==> flow/design.v <==
module ula(clock,rst,a,b,r,op,sb,sa,enable,sinA, sinB);
	input [7:0]a;
	input [7:0]b;
	input op;
	input clock;
	input rst;
	output reg [8:0]r;
	output sa, sb;
	input sinA;
	input sinB;
	reg saa;
	reg sbb;
	reg sinal;
	input enable;
	reg [6:0]aa;
	reg [6:0]bb;
	reg [7:0]rr;
	reg [7:0]rr_n;
	reg sinal_n;
	always @(*) begin
		saa = sinA;
		sbb = sinB;
		aa = a[6:0];
		bb = b[6:0];
		rr_n = rr;
		sinal_n = sinal;
		case(op)
			0: begin
				if(saa == 0 && sbb == 0)begin
					rr_n = aa + bb;
					sinal_n = 0;
				end
				if(saa == 1 && sbb == 0)begin
					if(aa > bb)begin
						rr_n = aa - bb;
						sinal_n = saa;
					end
					else begin
						rr_n = bb - aa;
						sinal_n = sbb;
					end
				end
				if(saa == 0 && sbb == 1)begin
					if(aa > bb)begin
						rr_n = aa - bb;
						sinal_n = saa;
					end
					else begin
						rr_n = bb - aa;
						sinal_n = sbb;
					end
				end
				if(saa == 1 && sbb == 1)begin
					rr_n = aa + bb;
					sinal_n = 1;
				end
			end	
			1: begin
			sbb = ~sbb;
			if(saa == 0 && sbb == 0)begin
					rr_n = aa + bb;
					sinal_n = 0;
				end
				if(saa == 1 && sbb == 0)begin
					if(aa > bb)begin
						rr_n = aa - bb;
						sinal_n = saa;
					end
					else begin
						rr_n = bb - aa;
						sinal_n = sbb;
					end
				end
				if(saa == 0 && sbb == 1)begin
					if(aa > bb)begin
						rr_n = aa - bb;
						sinal_n = saa;
					end
					else begin
						rr_n = bb - aa;
						sinal_n = sbb;
					end
				end
				if(saa == 1 && sbb == 1)begin
					rr_n = aa + bb;
					sinal_n = 1;
				end
			end	
		endcase
	end
	always @(posedge clock) begin
		if (rst) begin
			rr <= 0;
			sinal <= 0;
		end
		else begin
			rr <= rr_n;
			sinal <= sinal_n;
		end
	end
	always @(posedge clock) begin
		if (rst) begin
			r <= 0;
		end
		else if (rr==0) begin
			r[8] <= 1;
			r[7:0] <= rr;
		end
		else begin
			r[8] <= ~sinal;
			r[7:0] <= rr;
		end
	end
	assign sa = saa;
	assign sb = sbb;
endmodule
module bcdout(saida,saida1,saida2,in,enable);
	input [8:0] in;
	output reg [6:0]saida;
	output reg [6:0]saida1;
	output reg [6:0]saida2;
	input enable;
	reg sinal;
	reg [7:0]uni;
	reg [7:0]dez;
	reg [7:0]dezz;
	reg [7:0]cen;
	reg [6:0] su, sd, sc;
	reg [7:0] aux;
	always @(*) begin
		sinal = 0;
		aux = 0;
		uni = 0;
		dezz = 0;
		dez = 0;
		cen = 0;
		if (enable) begin
			sinal = in[8];
			aux[7:0] = in[7:0];
			uni = aux%10;
			dezz = aux%100;
			dez = dezz/10;
			cen = aux/100;
			case(uni)
				8'b00000000: 
					saida = 7'b0000001;
	            8'b00000001: 
					saida = 7'b1001111;
	            8'b00000010: 
					saida = 7'b0010010;
	            8'b00000011: 
					saida = 7'b0000110;
	            8'b00000100: 
					saida = 7'b1001100;
	            8'b00000101: 
					saida = 7'b0100100;
	            8'b00000110: 
					saida = 7'b0100000;
	            8'b00000111: 
					saida = 7'b0001111;
	            8'b00001000: 
					saida = 7'b0000000;
	            8'b00001001: 
					saida = 7'b0000100;
				default:
					saida = 7'b1111110;
        endcase
        		case(dez)
				8'b00000000: 
					saida1 = 7'b0000001;
	            8'b00000001: 
					saida1 = 7'b1001111;
	            8'b00000010: 
					saida1 = 7'b0010010;
	            8'b00000011: 
					saida1 = 7'b0000110;
	            8'b00000100: 
					saida1 = 7'b1001100;
	            8'b00000101: 
					saida1 = 7'b0100100;
	            8'b00000110: 
					saida1 = 7'b0100000;
	            8'b00000111: 
					saida1 = 7'b0001111;
	            8'b00001000: 
					saida1 = 7'b0000000;
	            8'b00001001: 
					saida1 = 7'b0000100;
				default:
					saida1 = 7'b1111110;
        endcase
        case(cen)
				8'b00000000: 
					saida2 = 7'b0000001;
	            8'b00000001: 
					saida2 = 7'b1001111;
				8'b00000010: 
					saida2 = 7'b0010010;
				default:
					saida2 = 7'b1111110;
        endcase
		end
		else begin
				saida = 7'b1111111;
				saida1 = 7'b1111111;
				saida2 = 7'b1111111;
			end	
	end
endmodule
module Remoto(clk,rst,entrada,comando,su,sd,suB,sdB,saida_1,saida1_1,saida2_1,soma_result_1,sinal_A,sinal_B);
parameter inicia            = 2'b00;   
parameter inicia_1          = 2'b01;    
parameter leitura           = 2'b10; 
parameter zera_B    = 3'b010;
parameter zera_tudo = 3'b011;
parameter soma      = 3'b100;
parameter sub       = 3'b101;
parameter muda_sinal= 3'b110;
parameter  DESLIGADO = 0;
parameter  ESPERA = 1;
parameter limite_um      =  4095; 
parameter lid_zero      =  3594;  
parameter  RECEBE_A_DEZ = 2;
parameter  RECEBE_A_UNI = 3;
parameter  MUDA_SINAL_A = 4;
parameter  RECEBE_A_DEZ_B = 5;
parameter  RECEBE_A_UNI_B = 6;
parameter  MUDA_SINAL_B = 7;
parameter  ZERA_TUDO = 8;	
parameter lid_um  			=  3281;  
parameter tempo_zero      =  648;
parameter tempo_bit  =  312;
input         clk;      
input         rst;
input         entrada;    
output reg [7:0] comando;
output reg[6:0] su;
output reg[6:0] sd;
output reg[6:0] suB;
output reg[6:0] sdB; 
wire [8:0] soma_result;
output reg [8:0] soma_result_1;
reg [4:0] estado_m;
reg [7:0] vetorA;
reg [7:0] vetorA_aux;
reg [7:0] vetorA_2;
reg [7:0] vetorA_1;
reg [7:0] vetorB;
reg [7:0] vetorB_aux;
reg [7:0] vetorB_1;
reg [7:0] vetorB_2;
reg on;
output reg sinal_A;
output reg sinal_B;
reg    [11:0] contado_inicial;            
reg           contado_inicial_flag;      
reg [26:0]delay;
reg [2:0]op;
wire [6:0] saida;
wire [6:0] saida1;
wire [6:0] saida2;
output [6:0] saida_1;
output [6:0] saida1_1;
output [6:0] saida2_1;
reg    [11:0] contador_inicial;           
reg           contador_inicial_flag;    
reg    [11:0] contagem;           
reg           contagem_flag;     
reg     [5:0] bitcount;              
reg     [1:0] estado;             
reg    [31:0] dados_control;        
reg nova_mensagem;
reg    [8:0] sr;
reg   [26:0] dl;        
assign saida_1 = saida;
assign saida1_1 = saida1;
assign saida2_1 = saida2;
ula G1(.clock(clk),.rst(rst),.a(vetorA),.b(vetorB),.r(soma_result),.op(op), .enable(on), .sinA(sinal_A),.sinB(sinal_B));
bcdout G2(.saida(saida),.saida1(saida1),.saida2(saida2),.in(soma_result_1),.enable(on));
always @(posedge clk )
if (rst)
			 contado_inicial <= 0;
else if ((estado == inicia) && !entrada)
			 contado_inicial <= contado_inicial + 1'b1;
		else                           
			 contado_inicial <= 0;	              		 	
always @(posedge clk)	
if (rst)
			 contador_inicial <= 0;
else if ((estado == inicia_1) && entrada)
			 contador_inicial <= contador_inicial + 1'b1;
		else  
			 contador_inicial <= 0;	            		 	
always @(posedge clk )
if (rst)
			 contagem <= 0;
else if ((estado == leitura) && entrada)
			 contagem <= contagem + 1'b1;
		else
			 contagem <= 1'b0;        
always @(posedge clk)
if (rst)
	     bitcount <= 6'b0;
else if (estado == leitura)
		begin
			if (contagem == tempo_bit)
					bitcount <= bitcount + 1'b1; 
		end   
	  else
	     bitcount <= 6'b0;
always @(posedge clk) 
		if (rst)
			estado <= inicia;
		else
			case (estado)
 			    inicia  : if (contado_inicial > lid_zero)  
			  	              estado <= inicia_1; 
			    inicia_1: if (contador_inicial > lid_um)
			  	              estado <= leitura;
			    leitura : if ((contagem >= limite_um) || (bitcount >= 33))
			  					      estado <= inicia;
	        default  : estado <= inicia; 
			 endcase
always @(posedge clk)
	  if (rst)
			 dados_control <= 0;
	  else if (estado == leitura)
		begin
			 if (contagem >= tempo_zero) 
			    dados_control[bitcount-1'b1] <= 1'b1;  
		end
		else
			 dados_control <= 0;
always @(posedge clk)
	  if (rst) begin
			comando <= 0;
			nova_mensagem <= 1'b0;
	  end
	  else if (bitcount == 32) begin
			 if (dados_control[31:24] == ~dados_control[23:16])
			 begin		
				comando[7:0] <= dados_control[23:16]; 
			 	nova_mensagem <= 1'b1;
			 end
			 else
				  nova_mensagem <= 1'b0 ;
		end
		else begin
			nova_mensagem <= 1'b0 ;
		end
always @(posedge clk) begin
	sr = soma_result_1;
	dl = delay;
	if (rst) begin
		estado_m <= DESLIGADO;
		on <= 0;
		op <= 1;
		vetorA <= 8'b11111111;
		vetorB <= 8'b11111111;
		sinal_A <= 0;
		sinal_B <= 0;
		soma_result_1 <= 0;
		delay <= 0;
	end
	else begin
	if(sr==0)begin
		sr=9'b000000000;
	end
	else if(!on && sr[8]==0) begin
		sr[8]=1'b1;
	end
	case(estado_m)
		DESLIGADO: begin
				if(comando == 8'b00010010 && nova_mensagem)begin
					estado_m <= ESPERA;
					on <= 1;
					vetorA<=0;
					vetorB<=0;
					op<=0;
					if(soma_result==0)begin
						sr=9'b000000000;
					end
				end
			end
		ESPERA:begin
				if(comando == 8'b00010010 && nova_mensagem)begin 
					vetorA<=8'b11111111;
					vetorB<=8'b11111111;
					sr = 9'b100000000;
					estado_m <= DESLIGADO;
					on<=0;
				end
				else if(comando == 8'b00001111)begin  
					estado_m <=  RECEBE_A_DEZ;
					vetorA<=0;
					sinal_A<=0;
					sr = 9'b100000000;
				end
				else if(comando == 8'b00010000)begin  
					estado_m <=  ZERA_TUDO;
					vetorA<=0;
					vetorB<=0;
					sinal_A<=0;
					sinal_B<=0;
					sr = 9'b100000000;
				end
				else if(comando == 8'b00010011)begin 
					estado_m <= RECEBE_A_DEZ_B;
					vetorB<=0;
					sinal_B<=0;
					sr = 9'b100000000;
				end
				else if(comando == 8'b00011010)begin 
					op<=0;
					if(soma_result==0)begin
						sr=9'b000000000;
					end
					else begin
						sr = soma_result;
					end
				end
				else if(comando == 8'b00011110)begin 
					op<=1;
					if(soma_result==0)begin
						sr=9'b000000000;
					end
					else begin
					sr = soma_result;
					end
				end
			end
		ZERA_TUDO:begin
				estado_m <= RECEBE_A_DEZ;
				sr = 9'b100000000;
		end
		RECEBE_A_DEZ_B:begin
				if(comando >= 0 && comando < 10)begin
					vetorB <=comando;
					sinal_B <=0;
					estado_m <= RECEBE_A_UNI_B;
					dl = 0;
				end
			end	
		RECEBE_A_DEZ:begin
				if(comando >= 0 && comando < 10)begin
					vetorA <= comando;
					sinal_A <=0;
					estado_m <= RECEBE_A_UNI;
					dl = 0;
				end
			end	
		RECEBE_A_UNI:begin
			dl = dl + 1'b1;
				if((dl > 78125 && (comando >= 0 && comando < 10)) && nova_mensagem)begin
					vetorA<=vetorA * 10 + comando;
					estado_m <= MUDA_SINAL_A;
					dl = 0;
				end
				else if((dl > 78125 && comando > 9) && nova_mensagem)begin
					estado_m <= MUDA_SINAL_A;
					dl = 0;
				end
			end
		RECEBE_A_UNI_B:begin
			dl = dl + 1'b1;
				if((dl > 78125 && (comando >= 0 && comando < 10)) && nova_mensagem)begin
					vetorB<=vetorB * 10 + comando;
					estado_m <= MUDA_SINAL_B;
					dl = 0;
				end
				else if((dl > 78125 && comando > 9) && nova_mensagem)begin
					estado_m <= MUDA_SINAL_B;
					dl = 0;
				end
			end
		MUDA_SINAL_A:begin
			if(comando == 8'b00001100)begin
				sinal_A<=~sinal_A;
				estado_m <=ESPERA;
			end
			else if(comando > 9 && comando != 8'b00001100)begin
				estado_m <=ESPERA;
			end
		end
		MUDA_SINAL_B:begin
			if(comando == 8'b00001100 )begin
				sinal_B<=~sinal_B;
				estado_m <=ESPERA;
			end
			else if(comando > 9 && comando != 8'b00001100)begin
				estado_m <=ESPERA;
			end
		end
	endcase	
	soma_result_1 <= sr;
	delay <= dl;
	end
end
always @(*) begin
		vetorA_1 = 0;
		vetorA_2 = 0;
		su = 7'b1111111;
		sd = 7'b1111111;
		if(vetorA > 200) begin
			su = 7'b1111111;
			sd = 7'b1111111;
		end
		else begin
			vetorA_1 = vetorA%10;
			vetorA_2 = vetorA/10;
			case(vetorA_1)
				0: 
					su = 7'b0000001;
	            1: 
					su = 7'b1001111;
	            2: 
					su = 7'b0010010;
	            3: 
					su = 7'b0000110;
	            4: 
					su = 7'b1001100;
	            5: 
					su = 7'b0100100;
	            6: 
					su = 7'b0100000;
	            7: 
					su = 7'b0001111;
	            8: 
					su = 7'b0000000;
	            9: 
					su = 7'b0000100;
        endcase
	        case(vetorA_2)
		        	0: 
		        		sd = 7'b0000001;
			        1: 
			        	sd = 7'b1001111;
			        2: 
			        	sd = 7'b0010010;
			        3: 
			        	sd = 7'b0000110;
			        4: 
			        	sd = 7'b1001100;
			        5: 
			        	sd = 7'b0100100;
			        6: 
			        	sd = 7'b0100000;
			        7: 
			        	sd = 7'b0001111;
			        8: 
			        	sd = 7'b0000000;
			        9: 
			        	sd = 7'b0000100;
			endcase
		end	
	end
	always @(*) begin
		vetorB_1 = 0;
		vetorB_2 = 0;
		suB = 7'b1111111;
		sdB = 7'b1111111;
		if(vetorB > 200) begin
			suB = 7'b1111111;
			sdB = 7'b1111111;
		end
		else begin
			vetorB_1 = vetorB%10;
			vetorB_2 = vetorB/10;
			case(vetorB_1)
					0: 
						suB = 7'b0000001;
		            1: 
						suB = 7'b1001111;
		            2: 
						suB = 7'b0010010;
		            3: 
						suB = 7'b0000110;
		            4: 
						suB = 7'b1001100;
		            5: 
						suB = 7'b0100100;
		            6: 
						suB = 7'b0100000;
		            7: 
						suB = 7'b0001111;
		            8: 
						suB = 7'b0000000;
		            9: 
						suB = 7'b0000100;
	        endcase
	        case(vetorB_2)
		        	0: 
		        		sdB = 7'b0000001;
			        1: 
			        	sdB = 7'b1001111;
			        2: 
			        	sdB = 7'b0010010;
			        3: 
			        	sdB = 7'b0000110;
			        4: 
			        	sdB = 7'b1001100;
			        5: 
			        	sdB = 7'b0100100;
			        6: 
			        	sdB = 7'b0100000;
			        7: 
			        	sdB = 7'b0001111;
			        8: 
			        	sdB = 7'b0000000;
			        9: 
			        	sdB = 7'b0000100;
			endcase
		end
	end	
endmodule
======== From RTL to reports: Remoto ========
What the tools print for Remoto, step after step.
Lines are those of the file above, counted from 1.
Operators carry their Yosys type and port widths (W data, S select, Z words).
Cell names lack the library's common part.
A cell with - has no value.
set-up
  top ..................................... Remoto
  clock input ............................. clk
  standard-cell library ................... sky130hd
  library corner .......................... tt_025C_1v80

======== After elaboration ========
Counts by Yosys on the flattened word-level netlist (proc, flatten, opt, wreduce; memories kept). Register bits leave out memories and registers merged into their read ports (data or address). Print and check cells are left out.
Memory sizes are those after Yosys's memory passes, which may raise the word count (mostly to a power of two), join words into wider ones and drop unused or constant bits.
cells by class
  mux-type cells .......................... 108
  reduce/logical cells .................... 56
  add/subtract/negate cells ............... 12
  order comparisons ....................... 12
  divide/modulo/power cells ............... 8
  bitwise operators ....................... 14
  equality and inequality tests ........... 51
  shift operators ......................... 1
  multipliers ............................. 2
operators with widths
  cell                      count
  $div A8 B4 Y32 const B    3
  $mod A8 B4 Y32 const B    3
  $div A8 B7 Y32 const B    1
  $mod A8 B7 Y32 const B    1
  $mux W8                   21
  $mux W7                   13
  $mux W27                  3
  $mux W9                   9
  $mux W5                   13
  $pmux W8 S4               2
  $pmux W27 S2              1
  $mul A8 B3 Y7 const B     2
  $eq A8 B5 Y1 const B      5
  $pmux W5 S8               1
  $add A12 B1 Y12 const B   3
  $mux W1                   33
  $shift A1 B7 Y32 const A  1
  $and A32 B32 Y32          1
  $or A32 B32 Y32           1
  $not A32 Y32              1
  $ne A2 B2 Y1 const B      15
  $add A27 B1 Y27 const B   1
  $gt A27 B17 Y1 const B    1
  $pmux W9 S3               1
  $gt A12 B12 Y1 const B    2
  $logic_not A4 Y1          6
  $pmux W7 S3               1
  $eq A5 B3 Y1 const B      4
Not listed: further kinds 57, cells in them 115.
storage and ports
  bits in registers ....................... 164
  ROM bits ................................ 672
  input port bits ......................... 3
  memories kept ........................... 6
memories
  name              depth  bits a word  read ports  write ports  line  text
  (name not given)  16     7            1           0            569   case(vetorB_1)
  (name not given)  16     7            1           0            591   case(vetorB_2)
  (name not given)  16     7            1           0            511   case(vetorA_1)
  (name not given)  16     7            1           0            533   case(vetorA_2)
  (name not given)  16     7            1           0            144   case(uni)
  (name not given)  16     7            1           0            168   case(dez)

======== Longest topological paths ========
Depth = most cells in a row (Yosys ltp): at word level without a register or memory, in the mapped netlist without a sequential cell, where the memories' decode and read muxes count.
logic depth
  depth in word-level cells ............... 11
  ABC_AREA ................................ 0
  mapped depth ............................ 28
  gate-level depth less buffers ........... 26

======== After synthesis ========
The flow's flattened synthesis, as Yosys stat reports it; memories are mapped. The netlist is that of the ABC_AREA named above (0 if unset); the other value can give another one.
synthesis totals
  buffer cells ............................ 87
  standard cells after synthesis .......... 1786
  mapped area ............................. 13534.2 um2
  mapped flip-flops ....................... 153
cell types
  type      count
  dfxtp_1   153
  ha_1      120
  nor2_1    204
  a21oi_1   125
  o21ai_0   125
  nand2_1   154
  xnor2_1   59
  xor2_1    52
  nand3_1   65
  mux2i_1   29
  inv_1     71
  nor3_1    52
  o31ai_1   32
  clkbuf_1  61
  a21o_1    25
  and3_1    27
  a221oi_1  19
  nor2b_1   26
Other cell types: 83; their cells: 387.
The figures by module come from a second, unflattened synthesis with its own total; it is not the netlist above.
second synthesis, totals
  cell total of the unflattened synthesis .. 2001
  area (unflattened synthesis) ............ 15224.6 um2
Each row is one instance without its submodules.
modules
  module  sequential area (um2)  cells  times used  area (um2)
  Remoto  2702.6                 1362   1           10690.3
  bcdout  0.0                    442    1           2909.0
  ula     360.3                  197    1           1625.3

======== Timing after synthesis ========
OpenSTA on the mapped netlist: ideal clock, no wires. The path of least setup slack (recovery checks aside). Input and output delay are each 20% of the period. Register names are those of the netlist, which keeps one name where synthesis merged equal registers.
timing path after synthesis
  path kind ............................... reg-to-output
  from .................................... register soma_result_1[4]
  to ...................................... output port saida1_1[5]
  data required time ...................... 11.200 ns
  period .................................. 14.0 ns
  setup slack ............................. 5.514 ns
  buffers on the path ..................... 2
  arrival ................................. 5.686 ns
  delay of the path ....................... 5.686 ns
  stages .................................. 27
  output delay ............................ 2.800 ns
  synthesis period reached ................ 8.486 ns
"delay of the path" = arrival - input delay + setup time.
At an output port there is no setup time.
"stages": output pins that drive a net of the path, with the launching flip-flop's if there is one; two outputs of one cell count as two.
"synthesis period reached" is the clock period less the worst setup slack; recovery checks do not enter. This is arithmetic on one report: input and output delays are still those of the set period (20% each).
Between the ends stands the longest chain of elaborated cells between them, by number of cells; it is not shown to be the way that was timed. Of several equally long chains one is given.
Each line given opens the expression or statement behind the cell; cells for indexed reads and writes are added by Yosys, which also makes memories of some case tables.
The chain passes a memory read, where the word-level depth is cut; so it can be longer than that depth.
on the way, after synthesis
  cell sequence ........................... dfxtp_1 > buf_4 > inv_1 > ha_1 > or2_1 > a21oi_2 > inv_1 > ha_1 > o31ai_1 > nor4_1 > nor2_1 > ha_1 > or3_1 > ha_1 > o21ai_0 > o211ai_1 > a211o_1 > buf_2 > maj3_2 > mux2_2 > a221o_1 > o21ai_2 > inv_1 > ha_1 > inv_1 > a21boi_0 > o21ai_0
  length of the longest elaborated chain .. 5
  elaborated cells on any way between the ends .. 6
  source lines of those cells ............. 4
  those cells by class .................... 2 x div; 2 x mux; 1 x reduce/logical; 1 x memory
RTL lines, path after synthesis
  item            line  text
  from (decl)     242   output reg [8:0] soma_result_1;
  from (assign)   362   soma_result_1 <= 0;
  from (assign)   495   soma_result_1 <= sr;
  $mod A8 B7 Y32  141   dezz = aux%100;
  $div A8 B4 Y32  142   dez = dezz/10;
  $mem_v2 Z16 W7  168   case(dez)
  $mux W7         168
  $mux W7         137   if (enable) begin
  to (decl)       263   output [6:0] saida1_1;

======== Timing after layout ========
From the final timing report of flow run A: the path of least setup slack in the routed layout; clock arrival at registers is part of the times.
timing path post-layout
  path kind ............................... reg-to-output
  from .................................... register soma_result_1[4]
  to ...................................... output port saida1_1[5]
  arrival ................................. 7.24 ns
  data required time ...................... 14.16 ns
  buffers on the path ..................... 3
  output delay ............................ 3.54 ns
  stages .................................. 28
  setup slack ............................. 6.92 ns
  period .................................. 17.7 ns
Between the ends stands the longest chain of elaborated cells between them, by number of cells; it is not shown to be the way that was timed. Of several equally long chains one is given.
The chain passes a memory read, where the word-level depth is cut; so it can be longer than that depth.
on the way, post-layout
  cell sequence ........................... dfxtp_1 > buf_4 > inv_1 > ha_1 > or2_1 > a21oi_2 > inv_1 > ha_1 > o31ai_1 > nor4_1 > nor2_1 > ha_1 > or3_1 > ha_1 > o21ai_0 > o211ai_1 > a211o_1 > buf_2 > maj3_2 > mux2_2 > a221o_1 > o21ai_2 > inv_1 > ha_1 > inv_1 > a21boi_0 > o21ai_0 > clkdlybuf4s50_1
  length of the longest elaborated chain .. 5
  elaborated cells on any way between the ends .. 6
  source lines of those cells ............. 4
  those cells by class .................... 2 x div; 2 x mux; 1 x reduce/logical; 1 x memory
RTL lines, path post-layout
  item            line  text
  from (decl)     242   output reg [8:0] soma_result_1;
  from (assign)   362   soma_result_1 <= 0;
  from (assign)   495   soma_result_1 <= sr;
  $mod A8 B7 Y32  141   dezz = aux%100;
  $div A8 B4 Y32  142   dez = dezz/10;
  $mem_v2 Z16 W7  168   case(dez)
  $mux W7         168
  $mux W7         137   if (enable) begin
  to (decl)       263   output [6:0] saida1_1;

Flow measurements of Remoto on sky130hd: 3 stored runs with different settings, listed in no order. Input and output delays are each 20% of the period that was set; the output load is 0.01 pF.
By "achieved clock period (ns)" is meant the clock period of the run minus its worst setup slack. This is arithmetic on one report: input and output delays are still those of the set period (20% each).
"worst setup path time (ns)" means the part of the period allowed to the worst setup path (the constraints hold back 20% at inputs and 20% at outputs) less its slack; where the path has registers, the arrival times of their clocks count too.
By "finish__power__total" is meant OpenSTA's value without simulated activity: inputs other than the clock are taken to toggle once in ten clock periods, and the tool carries that through the logic.

Flow files of flow run A
==> flow/run.sh <==
#!/bin/bash
# the make line also repeats the synthesis and layout settings of config.mk as NAME=value (left out here)
make -C /OpenROAD-flow-scripts/flow DESIGN_CONFIG=/design/flow/config.mk WORK_HOME=/design/flow/orfs CLKGATE_MAP_FILE= finish
==> flow/config.mk <==
export PLATFORM = sky130hd
export DESIGN_NAME = Remoto
export DESIGN_NICKNAME = Remoto
export VERILOG_FILES = /design/flow/design.v
export SDC_FILE = /design/flow/constraint.sdc
export NUM_CORES = 4
export LEC_CHECK = 0
export CAP_MARGIN = 20
export CORE_ASPECT_RATIO = 1.38
export CORE_MARGIN = 2
export CORE_UTILIZATION = 57
export GPL_TIMING_DRIVEN = 0
export PLACE_DENSITY_LB_ADDON = 0.17
export SLEW_MARGIN = 25
==> flow/constraint.sdc <==
create_clock -name core_clock -period 17.7 [get_ports {clk}]
set_input_delay 3.5400 -clock core_clock [delete_from_list [all_inputs] [get_ports {clk}]]
set_output_delay 3.5400 -clock core_clock [all_outputs]
set_load 0.01 [all_outputs]

report of flow run A
yosys chip area after synthesis (um^2): 13534.2
finish__design__die__area: 25008.5
finish__design__instance__area__stdcell: 15239.6
finish__design__instance__utilization: 0.6498
finish__timing__setup__ws: 6.923
finish__timing__hold__ws: 0.438
finish__power__total: 7.294e-04
achieved clock period (ns): 10.777
worst setup path time (ns): 7.24
worst setup path kind: reg-to-output

Flow files of flow run B
==> flow/run.sh <==
#!/bin/bash
# the make line also repeats the synthesis and layout settings of config.mk as NAME=value (left out here)
make -C /OpenROAD-flow-scripts/flow DESIGN_CONFIG=/design/flow/config.mk WORK_HOME=/design/flow/orfs CLKGATE_MAP_FILE= finish
==> flow/config.mk <==
export PLATFORM = sky130hd
export DESIGN_NAME = Remoto
export DESIGN_NICKNAME = Remoto
export VERILOG_FILES = /design/flow/design.v
export SDC_FILE = /design/flow/constraint.sdc
export NUM_CORES = 4
export LEC_CHECK = 0
export CAP_MARGIN = 20
export CORE_MARGIN = 2
export CORE_UTILIZATION = 71
export SLEW_MARGIN = 20
==> flow/constraint.sdc <==
create_clock -name core_clock -period 11.0 [get_ports {clk}]
set_input_delay 2.2000 -clock core_clock [delete_from_list [all_inputs] [get_ports {clk}]]
set_output_delay 2.2000 -clock core_clock [all_outputs]
set_load 0.01 [all_outputs]

report of flow run B
yosys chip area after synthesis (um^2): 13534.2
finish__design__die__area: 20182.5
finish__design__instance__area__stdcell: 14792.9
finish__design__instance__utilization: 0.7908
finish__timing__setup__ws: 0.696
finish__timing__hold__ws: 0.432
finish__power__total: 1.148e-03
achieved clock period (ns): 10.304
worst setup path time (ns): 8.10
worst setup path kind: reg-to-output

Flow files of flow run C
==> flow/run.sh <==
#!/bin/bash
# the make line also repeats the synthesis and layout settings of config.mk as NAME=value (left out here)
make -C /OpenROAD-flow-scripts/flow DESIGN_CONFIG=/design/flow/config.mk WORK_HOME=/design/flow/orfs CLKGATE_MAP_FILE= finish
==> flow/config.mk <==
export PLATFORM = sky130hd
export DESIGN_NAME = Remoto
export DESIGN_NICKNAME = Remoto
export VERILOG_FILES = /design/flow/design.v
export SDC_FILE = /design/flow/constraint.sdc
export NUM_CORES = 4
export LEC_CHECK = 0
export CAP_MARGIN = 15
export CELL_PAD_IN_SITES_DETAIL_PLACEMENT = 0
export CELL_PAD_IN_SITES_GLOBAL_PLACEMENT = 3
export CORE_ASPECT_RATIO = 1.7
export CORE_MARGIN = 2
export CORE_UTILIZATION = 58
export CTS_CLUSTER_DIAMETER = 394
export GPL_TIMING_DRIVEN = 1
export MAX_ROUTING_LAYER = met4
export PLACE_DENSITY_LB_ADDON = 0.19
export SLEW_MARGIN = 20
export TNS_END_PERCENT = 30
==> flow/constraint.sdc <==
create_clock -name core_clock -period 7.48 [get_ports {clk}]
set_input_delay 1.4960 -clock core_clock [delete_from_list [all_inputs] [get_ports {clk}]]
set_output_delay 1.4960 -clock core_clock [all_outputs]
set_load 0.01 [all_outputs]

report of flow run C: did not finish, place, FLW-0024
